==> flow/design.v <==
module debounce (
  clk,
  reset_n,
  data_in,
  data_out
);
  parameter WIDTH = 32;            
  parameter POLARITY = "HIGH";     
  parameter TIMEOUT = 50000;       
  parameter TIMEOUT_WIDTH = 16;    
  input wire clk;
  input wire reset_n;
  input wire [WIDTH-1:0] data_in;
  output wire [WIDTH-1:0] data_out;
  reg [TIMEOUT_WIDTH-1:0] counter [0:WIDTH-1];
  wire counter_reset [0:WIDTH-1];
  wire counter_enable [0:WIDTH-1];
  genvar i;
  generate for (i = 0; i < WIDTH; i = i+1)
  begin:  debounce_counter_loop
    always @ (posedge clk or negedge reset_n)
    begin
      if (reset_n == 0)
      begin
        counter[i] <= 0;
      end
      else
      begin
        if (counter_reset[i] == 1)   
        begin
          counter[i] <= 0;
        end
        else if (counter_enable[i] == 1)
        begin
          counter[i] <= counter[i] + 1'b1;
        end
      end
    end
    if (POLARITY == "HIGH")
    begin
      assign counter_reset[i] = (data_in[i] == 0);
      assign counter_enable[i] = (data_in[i] == 1) & (counter[i] < TIMEOUT);
      assign data_out[i] = (counter[i] == TIMEOUT) ? 1'b1 : 1'b0;
    end
    else
    begin
      assign counter_reset[i] = (data_in[i] == 1);
      assign counter_enable[i] = (data_in[i] == 0) & (counter[i] < TIMEOUT);
      assign data_out[i] = (counter[i] == TIMEOUT) ? 1'b0 : 1'b1;    
    end
  end  
  endgenerate
endmodule
# From RTL to reports: debounce
# Module debounce before and after one edit of its RTL, step after step.
# Lines under "orig" count in the file above, lines under "edited" in the edited file.
# "change" is "edited" less "orig", of the values as shown.
# The mark n/a stands for no value.
# design
design,debounce
clk_port,clk
cell_library,sky130hd
pvt_corner,tt_025C_1v80

# The edit
# Unified diff, file above to edited file.
# The edited RTL no longer does the same as the RTL above: the edit was made by script, with no optimisation intended.
# begin of diff
@@ -41,5 +41,5 @@
       assign counter_reset[i] = (data_in[i] == 0);
       assign counter_enable[i] = (data_in[i] == 1) & (counter[i] < TIMEOUT);
-      assign data_out[i] = (counter[i] == TIMEOUT) ? 1'b1 : 1'b0;
+      assign data_out[i] = (counter[i] < TIMEOUT) ? 1'b1 : 1'b0;
     end
     else
# end of diff

# Word level
# Source: Yosys, flattened and elaborated. Widths are those after wreduce. Registers that Yosys merges into a memory's read port (data or address) are not register bits. Print and check cells do not count. Equal cells are merged and count once.
# word_totals
item,orig,edited,change
regBits,512,512,0
in_bits,34,34,0
out_inout_bits,32,32,0
wordCells,288,256,-32
# op_classes
item,orig,edited,change
addsub,32,32,0
n_cmp,32,32,0
equal,64,32,-32
mux,96,96,0
logic,32,32,0
# op_table
operator,orig,edited,change
equality test 16 bit with constant B,32,0,-32
# Unchanged operator kinds not shown: 6.

# Depth
# Longest topological path by Yosys (ltp), each cell counted once; first at word level (registers and memories cut), then after technology mapping (sequential cells cut; the memories' decode and read muxes count).
# logic_depth
item,orig,edited,change
ltp_word,4,4,0
ABC_AREA,0,0,n/a
ltp_mapped,7,7,0

# Synthesis result
# The flow's flattened synthesis, as Yosys stat reports it; memories are mapped. The netlist is that of the ABC_AREA named above (0 if unset); the other value can give another one.
# mapped
item,orig,edited,change
cells,3097,2924,-173
area_um2,28981.5,27438.8,-1542.7
seq_area_um2,12812.3,12812.3,0.0
ff_cells,512,512,0
buf_cells,80,100,20
# by_type
type,orig,edited,change
sky130_fd_sc_hd__and2_1,337,178,-159
sky130_fd_sc_hd__a21oi_1,77,185,108
sky130_fd_sc_hd__or3_1,37,125,88
sky130_fd_sc_hd__xnor2_1,132,62,-70
sky130_fd_sc_hd__nor3_1,150,86,-64
sky130_fd_sc_hd__xor2_1,207,149,-58
sky130_fd_sc_hd__o21ai_0,85,142,57
sky130_fd_sc_hd__inv_1,127,89,-38
sky130_fd_sc_hd__o31ai_1,11,47,36
sky130_fd_sc_hd__ha_1,64,32,-32
sky130_fd_sc_hd__nand2_1,270,241,-29
sky130_fd_sc_hd__or4_1,20,49,29
sky130_fd_sc_hd__nand4_1,96,70,-26
sky130_fd_sc_hd__nor4_1,91,66,-25
sky130_fd_sc_hd__nor2_1,82,104,22
sky130_fd_sc_hd__mux2i_1,55,73,18
sky130_fd_sc_hd__buf_2,2,18,16
sky130_fd_sc_hd__and4_1,40,25,-15
# Unchanged cell types not shown: 4.
# The list need not be complete.

# Path before layout
# Path of least setup slack by OpenSTA after synthesis, without wires, with an ideal clock, recovery checks aside; 20% of the period is set as input and as output delay. Where synthesis merged equal registers, the netlist keeps one of their names.
# synth_path
item,orig,edited,change
path_kind,register to output,register to output,n/a
start,register counter[29][12],register counter[11][12],n/a
end,output port data_out[29],output port data_out[11],n/a
tclk_ps,5000,5000,0
out_delay_ps,1000,1000,0
launch_ps,0,0,0
arrival_ps,1792,1609,-183
required_time_ps,4000,4000,0
setup_slack_ps,2208,2391,183
path_delay_ps,1792,1609,-183
stages,4,6,2
path_buffers,0,2,2
synth_period_reached_ps,2792,2609,-183
# "path_delay_ps" = arrival - input delay + setup time.
# At an output port there is no setup time.
# "stages" counts driving pins, that of a launching flip-flop among them; a cell with two outputs on the path counts twice.
# "synth_period_reached_ps" is the clock period less the worst setup slack; recovery checks do not enter. This is arithmetic on one report: input and output delays are still those of the set period (20% each).
# The rows between start and end are the longest chain of elaborated cells between them; the timing report does not say that the signal goes this way. Where chains are equally long, one stands for them.
# A line is the first line of the expression or statement that the cell stems from. Yosys adds cells for indexed reads and writes and turns some case tables into memories.
# At most two assigning lines are given for a register; there are more.
# synth_via_orig
path_cell_list,sky130_fd_sc_hd__dfrtp_1 -> sky130_fd_sc_hd__or4_1 -> sky130_fd_sc_hd__or4b_2 -> sky130_fd_sc_hd__nor3_1
elab_chain_cells,2
cells_between,2
cone_lines,1
classes_between,1 x eq/ne; 1 x mux
# synth_rtl_orig
item,line_no,text
start: declaration,15,reg [TIMEOUT_WIDTH-1:0] counter [0:WIDTH-1];
start: assignment,25,counter[i] <= 0;
start: assignment,35,counter[i] <= counter[i] + 1'b1;
equality test 16 bit,43,assign data_out[i] = (counter[i] == TIMEOUT) ? 1'b1 : 1'b0;
2-to-1 mux 1 bit,43,
end: declaration,14,output wire [WIDTH-1:0] data_out;
# synth_via_edited
path_cell_list,sky130_fd_sc_hd__dfrtp_1 -> sky130_fd_sc_hd__or4_4 -> sky130_fd_sc_hd__o211a_4 -> sky130_fd_sc_hd__buf_6 -> sky130_fd_sc_hd__clkbuf_1 -> sky130_fd_sc_hd__inv_1
elab_chain_cells,2
cells_between,2
classes_between,1 x compare; 1 x mux
# synth_rtl_edited
item,line_no,text
start: declaration,15,reg [TIMEOUT_WIDTH-1:0] counter [0:WIDTH-1];
start: assignment,25,counter[i] <= 0;
start: assignment,35,counter[i] <= counter[i] + 1'b1;
less-than comparator 16 bit,43,assign data_out[i] = (counter[i] < TIMEOUT) ? 1'b1 : 1'b0;
2-to-1 mux 1 bit,43,
end: declaration,14,output wire [WIDTH-1:0] data_out;

# Worst path after layout
# Path of least setup slack in the final report of the runs of pair 1 (OpenROAD, finished layout, wires in). Where an end is a register, its clock arrival counts in the times.
# The report prints the path's times to 10 ps; the period is as set.
# layout_path
item,orig,edited,change
path_kind,register to output,register to output,n/a
start,register counter[29][12],register counter[29][8],n/a
end,output port data_out[29],output port data_out[29],n/a
tclk_ps,5000,5000,0
out_delay_ps,1000,1000,0
launch_ps,600,610,10
arrival_ps,2990,2780,-210
required_time_ps,4000,4000,0
setup_slack_ps,1010,1220,210
stages,5,6,1
path_buffers,1,1,0
# The rows between start and end are the longest chain of elaborated cells between them; the timing report does not say that the signal goes this way. Where chains are equally long, one stands for them.
# At most two assigning lines are given for a register; there are more.
# layout_via_orig
path_cell_list,sky130_fd_sc_hd__dfrtp_1 -> sky130_fd_sc_hd__or4_1 -> sky130_fd_sc_hd__or4b_2 -> sky130_fd_sc_hd__nor3_1 -> sky130_fd_sc_hd__clkdlybuf4s50_1
elab_chain_cells,2
cells_between,2
cone_lines,1
classes_between,1 x eq/ne; 1 x mux
# layout_rtl_orig
item,line_no,text
start: declaration,15,reg [TIMEOUT_WIDTH-1:0] counter [0:WIDTH-1];
start: assignment,25,counter[i] <= 0;
start: assignment,35,counter[i] <= counter[i] + 1'b1;
equality test 16 bit,43,assign data_out[i] = (counter[i] == TIMEOUT) ? 1'b1 : 1'b0;
2-to-1 mux 1 bit,43,
end: declaration,14,output wire [WIDTH-1:0] data_out;
# layout_via_edited
path_cell_list,sky130_fd_sc_hd__dfrtp_1 -> sky130_fd_sc_hd__nand2_1 -> sky130_fd_sc_hd__or3_1 -> sky130_fd_sc_hd__a21oi_2 -> sky130_fd_sc_hd__inv_1 -> sky130_fd_sc_hd__clkdlybuf4s50_1
elab_chain_cells,2
cells_between,2
classes_between,1 x compare; 1 x mux
# layout_rtl_edited
item,line_no,text
start: declaration,15,reg [TIMEOUT_WIDTH-1:0] counter [0:WIDTH-1];
start: assignment,25,counter[i] <= 0;
start: assignment,35,counter[i] <= counter[i] + 1'b1;
less-than comparator 16 bit,43,assign data_out[i] = (counter[i] < TIMEOUT) ? 1'b1 : 1'b0;
2-to-1 mux 1 bit,43,
end: declaration,14,output wire [WIDTH-1:0] data_out;

# Layout results
# Both versions went through the flow (Yosys, OpenROAD) with the same settings in each pair. Constraints: input delay and output delay 20% of the set period each, output load 0.01 pF.
# flow_settings_pair_1
CORE_UTILIZATION,50
period_ns,5.0
CAP_MARGIN,20
CORE_MARGIN,2
SLEW_MARGIN,20
# measured_pair_1
item,orig,edited,change
yosys.chip_area_um2,28981.5,27438.8,-1542.7
design.die.area_um2,59905.0,56767.8,-3137.2
final_util_frac,0.564,0.57,0.006
ws_setup_ps,1014,1223,209
total_negative_slack_ps,0,0,0
final_power_uw,9095,9089,-6
period_reached_ps,3986,3777,-209
# flow_settings_pair_2
CELL_PAD_IN_SITES_DETAIL_PLACEMENT,0
CORE_ASPECT_RATIO,0.92
CORE_MARGIN,2
CORE_UTILIZATION,72
CTS_CLUSTER_DIAMETER,192
CTS_CLUSTER_SIZE,49
PLACE_DENSITY_LB_ADDON,0.29
SETUP_SLACK_MARGIN,0.26
SLEW_MARGIN,10
period_ns,2.63
CAP_MARGIN,20
# measured_pair_2
item,orig,edited,change
yosys.chip_area_um2,28981.5,27438.8,-1542.7
design.die.area_um2,41874.0,39688.1,-2185.9
final_util_frac,0.813,0.825,0.012
ws_setup_ps,-209,137,346
total_negative_slack_ps,-845,0,845
final_power_uw,12352,12167,-185
period_reached_ps,2839,2493,-346
# "period_reached_ps" is the run's clock period less its worst setup slack. It is reckoned from that one timing run; input and output delays stay at 20% of the period that was set.
# "final_power_uw" is the tool's figure for a default switching activity; nothing was simulated.
